==> flow/design.v <==
`timescale 1ns / 1ps
module add_sub #(parameter WIDTH = 15)(
input signed [WIDTH:0] a,b,
input sel, 
output signed [WIDTH:0] out
);
wire [WIDTH+1:0] sum;
assign sum = sel?a-b:a+b;
assign out = {sum[WIDTH+1],sum[WIDTH-1:0]};
endmodule
`timescale 1ns / 1ps
module mux #(parameter WIDTH = 15)(
input [WIDTH:0] a,b,
input sel,
output [WIDTH:0]out
);
assign out = sel?b:a;
endmodule
`timescale 1ns / 1ps
module shifter#(parameter WIDTH = 15)(
input signed [WIDTH:0] a,
output signed [WIDTH:0] b,
input m , 
input [3:0] i
);
assign b = m? (a)>>>i :((i!=0)?(a)>>>(i-1):a);
endmodule
`timescale 1ns / 1ps
module rom#(parameter WIDTH = 15)(
input clk,
input sel ,
input [3:0] i,
output [WIDTH:0] rom_out
    );
 reg [WIDTH:0] rom_mem [0:19] ;
 initial begin
 rom_mem[0] =  16'b0000010000000000;
 rom_mem[1] =  16'b0000001000000000;
 rom_mem[2] =  16'b0000000100000000;
 rom_mem[3] =  16'b0000000010000000;
 rom_mem[4] =  16'b0000000001000000;
 rom_mem[5] =  16'b0000000000100000;
 rom_mem[6] =  16'b0000000000010000;
 rom_mem[7] =  16'b0000000000001000;
 rom_mem[8] =  16'b0000000000000100;
 rom_mem[9] =  16'b0000000000000010;
 rom_mem[10] =  16'b0000001000110010;
 rom_mem[11] =  16'b0000000100000110;
 rom_mem[12] =  16'b0000000010000001;
 rom_mem[13] =  16'b0000000001000000;
 rom_mem[14] =  16'b0000000000100000;
 rom_mem[15] =  16'b0000000000010000;
 rom_mem[16] =  16'b0000000000001000;
 rom_mem[17] =  16'b0000000000000100;
 rom_mem[18] =  16'b0000000000000010;
 rom_mem[19] =  16'b0000000000000001;
 end   
 assign rom_out = sel?rom_mem[i+9]:rom_mem[i-1];
endmodule
`timescale 1ns / 1ps
module recon_controlpath(
input clk,reset,
output reg selmx,selmy,selmz,
output reg [3:0]  i
);
reg start;
always @ (posedge clk) begin
    if(reset) begin 
        i <= 0;
        selmx <= 0;
        selmy <= 0;
        selmz <= 0; 
        start <= 1;
    end
    else if(start) begin
        if(i!=0) begin
        selmx <= 1;
        selmy <= 1;
        selmz <= 1; 
        end
        if(i != 10) begin
         i <= i+1;
        end
        else if (i==10) begin
            start <= 0;
            i <= 0;
            selmx <= 0;
            selmy <= 0;
            selmz <= 0; 
        end
    end
end
endmodule
`timescale 1ns / 1ps
module recon_datapath#(parameter WIDTH = 15)(
input clk,
input m,div,
input [WIDTH:0] Xo,Yo,Zo ,
input selmx,selmy,selmz,
output reg [WIDTH:0] Xout,Yout, Zout,
input [WIDTH:0] z_rom,
input [3:0] i
);
wire [WIDTH:0] x_mux, y_mux , z_mux;
wire [WIDTH:0] x_asout, y_asout , z_asout; 
wire [WIDTH:0] x_fout;
mux m_x(Xo , Xout , selmx , x_mux);
mux m_y(Yo , Yout , selmy , y_mux);
mux m_z(Zo , Zout , selmz , z_mux);
reg [WIDTH:0] Xi , Yi , Zi;
wire di = div?(~y_mux[15]):z_mux[15];
always @ (posedge clk) begin 
if(i!=0) begin
    Xout <= x_fout;
    Yout <= y_asout;
    Zout <= z_asout;
end
end
wire [WIDTH:0] x_sft, y_sft; 
shifter shftx(x_mux ,x_sft ,m, i);
shifter shfty(y_mux ,y_sft,m, i);
add_sub X_as(x_mux , y_sft ,di, x_asout);
add_sub Y_as(y_mux , x_sft ,di, y_asout);
add_sub Z_as(z_mux , z_rom ,~(di), z_asout);
mux m_xout(x_mux, x_asout , m , x_fout);
endmodule
`timescale 1ns / 1ps
module recon#(parameter WIDTH = 15)(
input clk,reset,m,div,
input [WIDTH:0] Xo, Yo ,Zo,
output [WIDTH:0] Xout , Yout , Zout,
output [3:0] i
);
wire selmx,selmy,selmz;
wire [WIDTH:0] rom_out ;
recon_datapath dt(clk,m,div,Xo,Yo,Zo,selmx, selmy,selmz,Xout, Yout, Zout ,rom_out, i);
recon_controlpath ct(clk,reset,selmx,selmy,selmz,i);
rom rm(clk,m,i,rom_out);
endmodule
`timescale 1ns / 1ps
module latch#(parameter WIDTH=15)(
input [WIDTH:0] Xout,Yout,Zout,
input [3:0] i,
input clk,reset,
output reg [WIDTH:0] X_H,Y_H,Z_H,
input af_en);
always@(posedge clk) begin
    if(reset) begin
        X_H<=16'b0;
        Y_H<=16'b0;
        Z_H<=16'b0;
    end
    else if(i==10&af_en)begin
        X_H<=16'b0000010011010100;
        Y_H<=16'b0;
        Z_H<=Yout;
    end
end
endmodule
`timescale 1ns / 1ps
module ResetLogic#(parameter WIDTH=15 )(
input ext_reset,
input clk,
output reg reset1,reset2,reset3,complete
);
reg [5:0] counter;
always@(posedge clk)begin
    if(ext_reset) begin
        reset1<=1;
        reset2<=1;
        reset3 <=1;
        complete <= 0;
        counter<=0;
    end
    else if(counter==0)begin
        counter<=counter+1;
        reset1<=0;
    end
    else if(counter==11) begin
        reset2<=0;
        counter <= counter + 1;
    end
    else if (counter == 22) begin 
        reset3 <= 0;
        counter <= counter + 1;
    end
    else if(counter ==33) begin
        complete <= 1;
    end
    else if(counter <34) begin 
        counter <= counter + 1;
    end
end
endmodule
`timescale 1ns / 1ps
module Neuron#(parameter WIDTH=15)(
input [WIDTH:0] Xo,Yo,Zo,
input clk,reset,
output [WIDTH:0] Sin_H,Cos_H,Z, 
output reset3,complete,
output [WIDTH:0] Yout,
input af_en
);
wire reset1,reset2;
wire zz;
assign Z=Yout;
wire[WIDTH:0] Xout,Zout;
wire [3:0] i1,i2;
wire [WIDTH:0] X_H,Y_H,Z_H;
reg [3:0] i1_d;
ResetLogic RL(reset,clk,reset1,reset2,reset3,complete);
recon linear(clk,reset1,1'b0,1'b0,Xo, Yo ,Zo,Xout , Yout , Zout, i1);
always @(posedge clk) i1_d <= i1;
latch l1(Xout,Yout,Zout, i1_d,clk,reset1,X_H,Y_H,Z_H,af_en);
recon hyperbolic(clk,reset2,1'b1,1'b0,X_H,Y_H,Z_H,Cos_H,Sin_H,zz,i2);
endmodule
`timescale 1ns / 1ps
module recon_top_level#(parameter WIDTH = 15)( 
input [WIDTH:0] Xo, Zo , Yo,
input clk,
input ext_reset,
input [1:0] sel,
output [WIDTH:0] mac_out,
output [WIDTH:0] f,
input af_en,
output complete
);
wire [WIDTH:0] z, coshz, sinhz;
wire reset3;
Neuron #(WIDTH)inneuron(Xo,Yo,Zo,clk,ext_reset, sinhz,coshz,z,reset3,complete,mac_out,af_en);
wire sign_z=z[WIDTH];
wire [WIDTH:0]relu ;
assign relu=sign_z?0:z;
wire [WIDTH:0] ez, ez_1;
add_sub #(WIDTH) adder1(coshz, sinhz, sel[0], ez);
add_sub #(WIDTH) adder2(ez, 16'b0000010000000000, sel[0], ez_1);
wire [WIDTH:0] w2,w3;
wire [WIDTH:0] divisor , dividend;
mux  #(WIDTH)m1(ez, coshz, sel[0], w2);
mux #(WIDTH) m2(ez_1, sinhz, sel[0], w3);
wire [WIDTH:0] div_out;
assign divisor =  {w3[15], (w3[14:0]>>2) };
assign dividend = {w2[15], (w2[14:0]>>2) };
wire [WIDTH:0] X_divout,Y_divout;
recon #(WIDTH) r_div(
 clk,reset3,1'b0,1'b1,
divisor, dividend ,16'b0,
 X_divout , Y_divout , div_out
);
assign f=sel[1]?(sel[0]?mac_out:relu):div_out;  
endmodule
; Step by step through the tools: recon_top_level
; Tool output for the design above, in the order of the flow.
; Lines are those of the file above, counted from 1.
; Cell names lack the library's common part.
; A cell with n/a has no value.
[design]
top_module = recon_top_level
clock = clk
library = sky130hd
lib_corner = tt_025C_1v80

; Elaborated design
; Counts by Yosys on the flattened word-level netlist (proc, flatten, opt, wreduce; memories kept). Register bits leave out memories and registers merged into their read ports (data or address). Print and check cells are left out. Cells with the same type and inputs are merged into one.
; Yosys's memory passes give these memory sizes; they may raise the number of words (mostly to a power of two), join words into wider ones and drop unused or constant bits.
[op_classes]
addsub = 24
cmp = 1
n_eq = 11
shifts = 4
mux = 71
n_logic = 4
n_reduce_logical = 15
[ops]
columns = op, count
row1 = two-way mux 16 bit, 15
row2 = adder 16 x 16 -> 17 bit, 8
row3 = subtractor 16 x 16 -> 17 bit, 8
row4 = two-way mux 17 bit, 8
row5 = >>> shifter 16 x 32 -> 16 bit, 2
row6 = two-way mux 1 bit, 36
row7 = >>> shifter 16 x 4 -> 16 bit, 2
row8 = two-way mux 6 bit, 5
row9 = two-way mux 4 bit, 6
row10 = adder 16 x 12 -> 17 bit (second input constant), 1
row11 = == test 4 bit (second input constant), 4
row12 = != test 4 bit (second input constant), 4
row13 = nonzero test 4 bit, 4
row14 = two-way mux 15 bit, 1
row15 = adder 4 x 1 -> 4 bit (second input constant), 3
row16 = AND reduction 2 bit, 5
row17 = subtractor 4 x 1 -> 5 bit (second input constant), 2
row18 = nonzero test 2 bit, 3
row19 = adder 6 x 1 -> 6 bit (second input constant), 1
row20 = == test 6 x 4 -> 1 bit (second input constant), 1
row21 = == test 6 x 5 -> 1 bit (second input constant), 1
row22 = less-than comparator 6 bit (second input constant), 1
row23 = == test 6 bit (second input constant), 1
row24 = zero test 6 bit, 1
row25 = adder 4 x 4 -> 5 bit (second input constant), 1
row26 = AND reduction 4 bit, 1
row27 = NOT 1 bit, 3
row28 = AND reduction 3 bit, 1
row29 = AND 1 bit, 1
[bits]
register_bits = 199
romBits = 660
n_memories = 3
in_bits = 53
wordCells = 165
[memory_table]
columns = memory, size, width, rd, wr, line
row1 = inneuron.hyperbolic.rm.rom_mem, 20, 11, 1, 0, 35  ; reg [WIDTH:0] rom_mem [0:19] ;
row2 = inneuron.linear.rm.rom_mem, 20, 11, 1, 0, 35
row3 = r_div.rm.rom_mem, 20, 11, 1, 0, 35

; Longest topological paths
; Longest topological path by Yosys (ltp), each cell counted once; first at word level (registers and memories cut), then after technology mapping (sequential cells cut; the memories' decode and read muxes count).
[logic_depth]
ltp_word = 9
ABC_AREA = 0
depth_mapped = 42
ltp_nobuf = 41

; Mapped cells and area
; Source: synth_stat.txt of the flow (Yosys; design flattened, memories mapped). It holds for the ABC_AREA given above (unset counts as 0); a run with the other value may have another netlist.
[types]
columns = type, count
row1 = edfxtp_1, 144
row2 = ha_1, 157
row3 = xnor2_1, 133
row4 = dfxtp_1, 55
row5 = nand2_1, 293
row6 = a21oi_1, 218
row7 = mux2_2, 87
row8 = o21ai_0, 168
row9 = nor2_1, 223
row10 = mux2i_1, 62
row11 = mux4_2, 24
row12 = xor2_1, 61
row13 = inv_1, 135
row14 = clkbuf_1, 89
row15 = and2_1, 47
row16 = o21a_1, 34
row17 = nand3_1, 50
row18 = nor3_1, 42
; Other cell types: 81; their cells: 425.
[mapped]
cell_count = 2447
mapped_area_um2 = 20226.9
sequential_area_um2 = 5425.2
flip_flops = 199
buf_cells = 116
; By module: a second synthesis without flattening, with its own total; a netlist apart from the flattened one above.
[hier_totals]
hier_cells = 4310
area_unflattened_um2 = 37462.2
; Each row is one instance without its submodules.
[modules]
columns = mod, instances, cells, area_um2
row1 = shifter, 6, 262, 2078.2
row2 = add_sub, 9, 156, 1101.1
row3 = recon_datapath, 3, 52, 1473.9
row4 = mux, 12, 18, 249.0
row5 = add_sub #(WIDTH=15), 2, 151, 1083.5
row6 = rom, 3, 87, 594.3
row7 = recon_controlpath, 3, 37, 360.3
row8 = latch, 1, 104, 1022.2
row9 = ResetLogic, 1, 54, 518.0
row10 = mux #(WIDTH=15), 2, 18, 249.0
row11 = recon_top_level, 1, 72, 396.6
row12 = Neuron #(WIDTH=15), 1, 22, 207.7
row13 = recon #(WIDTH=15), 1, 0, 0.0
row14 = recon, 2, 0, 0.0

; Path before layout
; Source: OpenSTA report_checks on the synthesized netlist (no wires, ideal clock, input and output delay 20% of the period each), path of least setup slack; recovery checks are left aside. Register names are those of the netlist, which keeps one name where synthesis merged equal registers.
[synth_timing]
kind = in2reg
startpoint = input port sel[0]
endpoint = register r_div.dt.Yout[15]
period_ps = 8500
input_delay_ps = 1700
setup_time_ps = 260
t_first_pin_ps = 1700
arrival_ps = 9216
slack_ps = -977
delay_ps = 7776
stages = 40
synth_period_reached_ps = 9477
; "delay_ps" = arrival - input delay + setup time.
; "stages": output pins that drive a net of the path, with the launching flip-flop's if there is one; two outputs of one cell count as two.
; "synth_period_reached_ps" is the clock period less the worst setup slack; recovery checks do not enter. This is arithmetic on one report: input and output delays are still those of the set period (20% each).
; The rows between start and end are the longest chain of elaborated cells between them; the timing report does not say that the signal goes this way. Where chains are equally long, one stands for them.
; Each line given opens the expression or statement behind the cell; cells for indexed reads and writes are added by Yosys, which also makes memories of some case tables.
[synth_via]
cell_sequence = clkbuf_1 -> clkbuf_1 -> buf_1 -> nor2_1 -> xnor2_1 -> ha_1 -> a21oi_1 -> nor3_1 -> a41oi_1 -> a32oi_1 -> xnor2_1 -> inv_1 -> ha_1 -> xnor2_1 -> nand2_1 -> or4_1 -> o211a_1 -> nand2_1 -> (+4 left out) -> ha_1 -> nor2_1 -> a21oi_1 -> fa_1 -> a21o_1 -> a21oi_1 -> o21bai_1 -> a21oi_1 -> nor2b_1 -> o21a_1 -> o31a_1 -> o211a_1 -> o21a_1 -> o21a_1 -> nor2_1 -> nor2_1 -> a21oi_1 -> o21ai_1
elab_chain_len = 8
[synth_rtl]
columns = element, line
row1 = from (decl), 222  ; input [1:0] sel,
row2 = two-way mux 17 bit, 8  ; assign sum = sel?a-b:a+b;
row3 = adder 16 x 12 -> 17 bit, 8
row4 = two-way mux 16 bit x2, 17  ; assign out = sel?b:a;
row5 = >>> shifter 16 x 32 -> 16 bit, 26  ; assign b = m? (a)>>>i :((i!=0)?(a)>>>(i-1):a);
row6 = two-way mux 16 bit, 26
row7 = subtractor 16 x 16 -> 17 bit, 8
row8 = two-way mux 17 bit, 8
row9 = to (assign), 115  ; Yout <= y_asout;
row10 = to (decl), 100  ; output reg [WIDTH:0] Xout,Yout, Zout,
; Nets of the timed path that keep an RTL name, with a line that drives or declares them; the list need not be complete.
[synth_named_nets]
columns = signal, line
row1 = r_div.dt.X_as.a[10], 17

; Path in the finished layout
; Path of least setup slack in the final report of job 3 (OpenROAD, finished layout, wires in). Where an end is a register, its clock arrival counts in the times.
; The path's times are printed in steps of 10 ps; the period is the one set.
[layout_timing]
kind = reg2reg
startpoint = register inneuron.hyperbolic.dt.Yout[0]
endpoint = register r_div.dt.Yout[15]
period_ps = 5870
setup_time_ps = 240
t_first_pin_ps = 500
arrival_ps = 7780
slack_ps = -1660
stages = 38
; The rows between start and end are the longest chain of elaborated cells between them; the timing report does not say that the signal goes this way. Where chains are equally long, one stands for them.
[layout_via]
cell_sequence = edfxtp_1 -> or4_4 -> buf_6 -> o21ai_2 -> xor2_1 -> ha_1 -> a21oi_2 -> o22ai_2 -> a221oi_4 -> mux2i_2 -> ha_2 -> xnor2_2 -> nand2_1 -> or4_1 -> o211a_1 -> nand2_2 -> nand3_2 -> a311oi_2 -> (+2 left out) -> ha_1 -> nor2_2 -> a21oi_2 -> fa_2 -> a21o_1 -> a21oi_2 -> o21bai_1 -> a21oi_2 -> nor2b_1 -> o21a_1 -> o31a_1 -> o211a_1 -> o21a_1 -> o21a_1 -> nor2_2 -> nor2_2 -> a21oi_2 -> o21ai_1
elab_chain_len = 9
[layout_rtl]
columns = element, line
row1 = from (decl), 100  ; output reg [WIDTH:0] Xout,Yout, Zout,
row2 = from (assign), 115  ; Yout <= y_asout;
row3 = adder 16 x 16 -> 17 bit, 8  ; assign sum = sel?a-b:a+b;
row4 = two-way mux 17 bit, 8
row5 = adder 16 x 12 -> 17 bit, 8
row6 = two-way mux 16 bit x2, 17  ; assign out = sel?b:a;
row7 = >>> shifter 16 x 32 -> 16 bit, 26  ; assign b = m? (a)>>>i :((i!=0)?(a)>>>(i-1):a);
row8 = two-way mux 16 bit, 26
row9 = subtractor 16 x 16 -> 17 bit, 8
row10 = two-way mux 17 bit, 8
row11 = to (assign), 115
row12 = to (decl), 100
; Nets of the timed path that keep an RTL name, with a line that drives or declares them; the list need not be complete.
[layout_named_nets]
columns = signal, line
row1 = r_div.dt.X_as.a[10], 17

Add stored flow runs of recon_top_level

Record of 3 stored runs of the RTL-to-layout flow on recon_top_level, platform sky130hd. The runs are unordered. Constraints: input delay and output delay 20% of the set period each, output load 0.01 pF.
"worst_path_ps" is the time allowed to the run's worst setup path (the clock period less input and output delay, where it has them) less its slack. Clock arrival times count: a late capture clock shortens it, a late launch clock lengthens it.
"worst_path_ps" is given in steps of 10 ps.

# job 1
==> flow/run.sh <==
#!/bin/bash
# the make line also repeats the synthesis and layout settings of config.mk as NAME=value (left out here)
make -C /OpenROAD-flow-scripts/flow DESIGN_CONFIG=/design/flow/config.mk WORK_HOME=/design/flow/orfs CLKGATE_MAP_FILE= finish
==> flow/config.mk <==
export PLATFORM = sky130hd
export DESIGN_NAME = recon_top_level
export DESIGN_NICKNAME = recon_top_level
export VERILOG_FILES = /design/flow/design.v
export SDC_FILE = /design/flow/constraint.sdc
export NUM_CORES = 4
export LEC_CHECK = 0
export CAP_MARGIN = 5
export CORE_MARGIN = 2
export CORE_UTILIZATION = 64
export CTS_CLUSTER_DIAMETER = 120
export GPL_ROUTABILITY_DRIVEN = 0
export GPL_TIMING_DRIVEN = 0
export HOLD_SLACK_MARGIN = -0.1
export MAX_ROUTING_LAYER = met4
export MIN_ROUTING_LAYER = met2
export PLACE_DENSITY = 0.75
export SLEW_MARGIN = 20
==> flow/constraint.sdc <==
create_clock -name core_clock -period 13.6 [get_ports {clk}]
set_input_delay 2.7200 -clock core_clock [delete_from_list [all_inputs] [get_ports {clk}]]
set_output_delay 2.7200 -clock core_clock [all_outputs]
set_load 0.01 [all_outputs]

==> job 1: results <==
outcome="no results, routing failed with GRT-0116"

# job 2
==> flow/run.sh <==
#!/bin/bash
# the make line also repeats the synthesis and layout settings of config.mk as NAME=value (left out here)
make -C /OpenROAD-flow-scripts/flow DESIGN_CONFIG=/design/flow/config.mk WORK_HOME=/design/flow/orfs CLKGATE_MAP_FILE= finish
==> flow/config.mk <==
export PLATFORM = sky130hd
export DESIGN_NAME = recon_top_level
export DESIGN_NICKNAME = recon_top_level
export VERILOG_FILES = /design/flow/design.v
export SDC_FILE = /design/flow/constraint.sdc
export NUM_CORES = 4
export LEC_CHECK = 0
export ABC_AREA = 0
export CAP_MARGIN = 20
export CELL_PAD_IN_SITES_DETAIL_PLACEMENT = 2
export CORE_ASPECT_RATIO = 1.14
export CORE_MARGIN = 7
export CORE_UTILIZATION = 71
export CTS_CLUSTER_DIAMETER = 291
export GPL_ROUTABILITY_DRIVEN = 0
export MIN_ROUTING_LAYER = met2
export SETUP_SLACK_MARGIN = 1.63
export SLEW_MARGIN = 40
export TNS_END_PERCENT = 80
==> flow/constraint.sdc <==
create_clock -name core_clock -period 12.9 [get_ports {clk}]
set_input_delay 2.5800 -clock core_clock [delete_from_list [all_inputs] [get_ports {clk}]]
set_output_delay 2.5800 -clock core_clock [all_outputs]
set_load 0.01 [all_outputs]

==> job 2: results <==
outcome="no results, placement failed with a tool error"

# job 3
==> flow/run.sh <==
#!/bin/bash
# the make line also repeats the synthesis and layout settings of config.mk as NAME=value (left out here)
make -C /OpenROAD-flow-scripts/flow DESIGN_CONFIG=/design/flow/config.mk WORK_HOME=/design/flow/orfs CLKGATE_MAP_FILE= finish
==> flow/config.mk <==
export PLATFORM = sky130hd
export DESIGN_NAME = recon_top_level
export DESIGN_NICKNAME = recon_top_level
export VERILOG_FILES = /design/flow/design.v
export SDC_FILE = /design/flow/constraint.sdc
export NUM_CORES = 4
export LEC_CHECK = 0
export CAP_MARGIN = 20
export CORE_MARGIN = 2
export CORE_UTILIZATION = 40
export SLEW_MARGIN = 20
==> flow/constraint.sdc <==
create_clock -name core_clock -period 5.87 [get_ports {clk}]
set_input_delay 1.1740 -clock core_clock [delete_from_list [all_inputs] [get_ports {clk}]]
set_output_delay 1.1740 -clock core_clock [all_outputs]
set_load 0.01 [all_outputs]

==> job 3: results <==
yosys_chip_area_um2=20226.9
die_um2=52381.5
worst_path_ps=7530
critical_path_kind="reg2reg"
final_util_pct=53.2
final_stdcell_area_um2=26614.3
setup_ws_ps=-1659
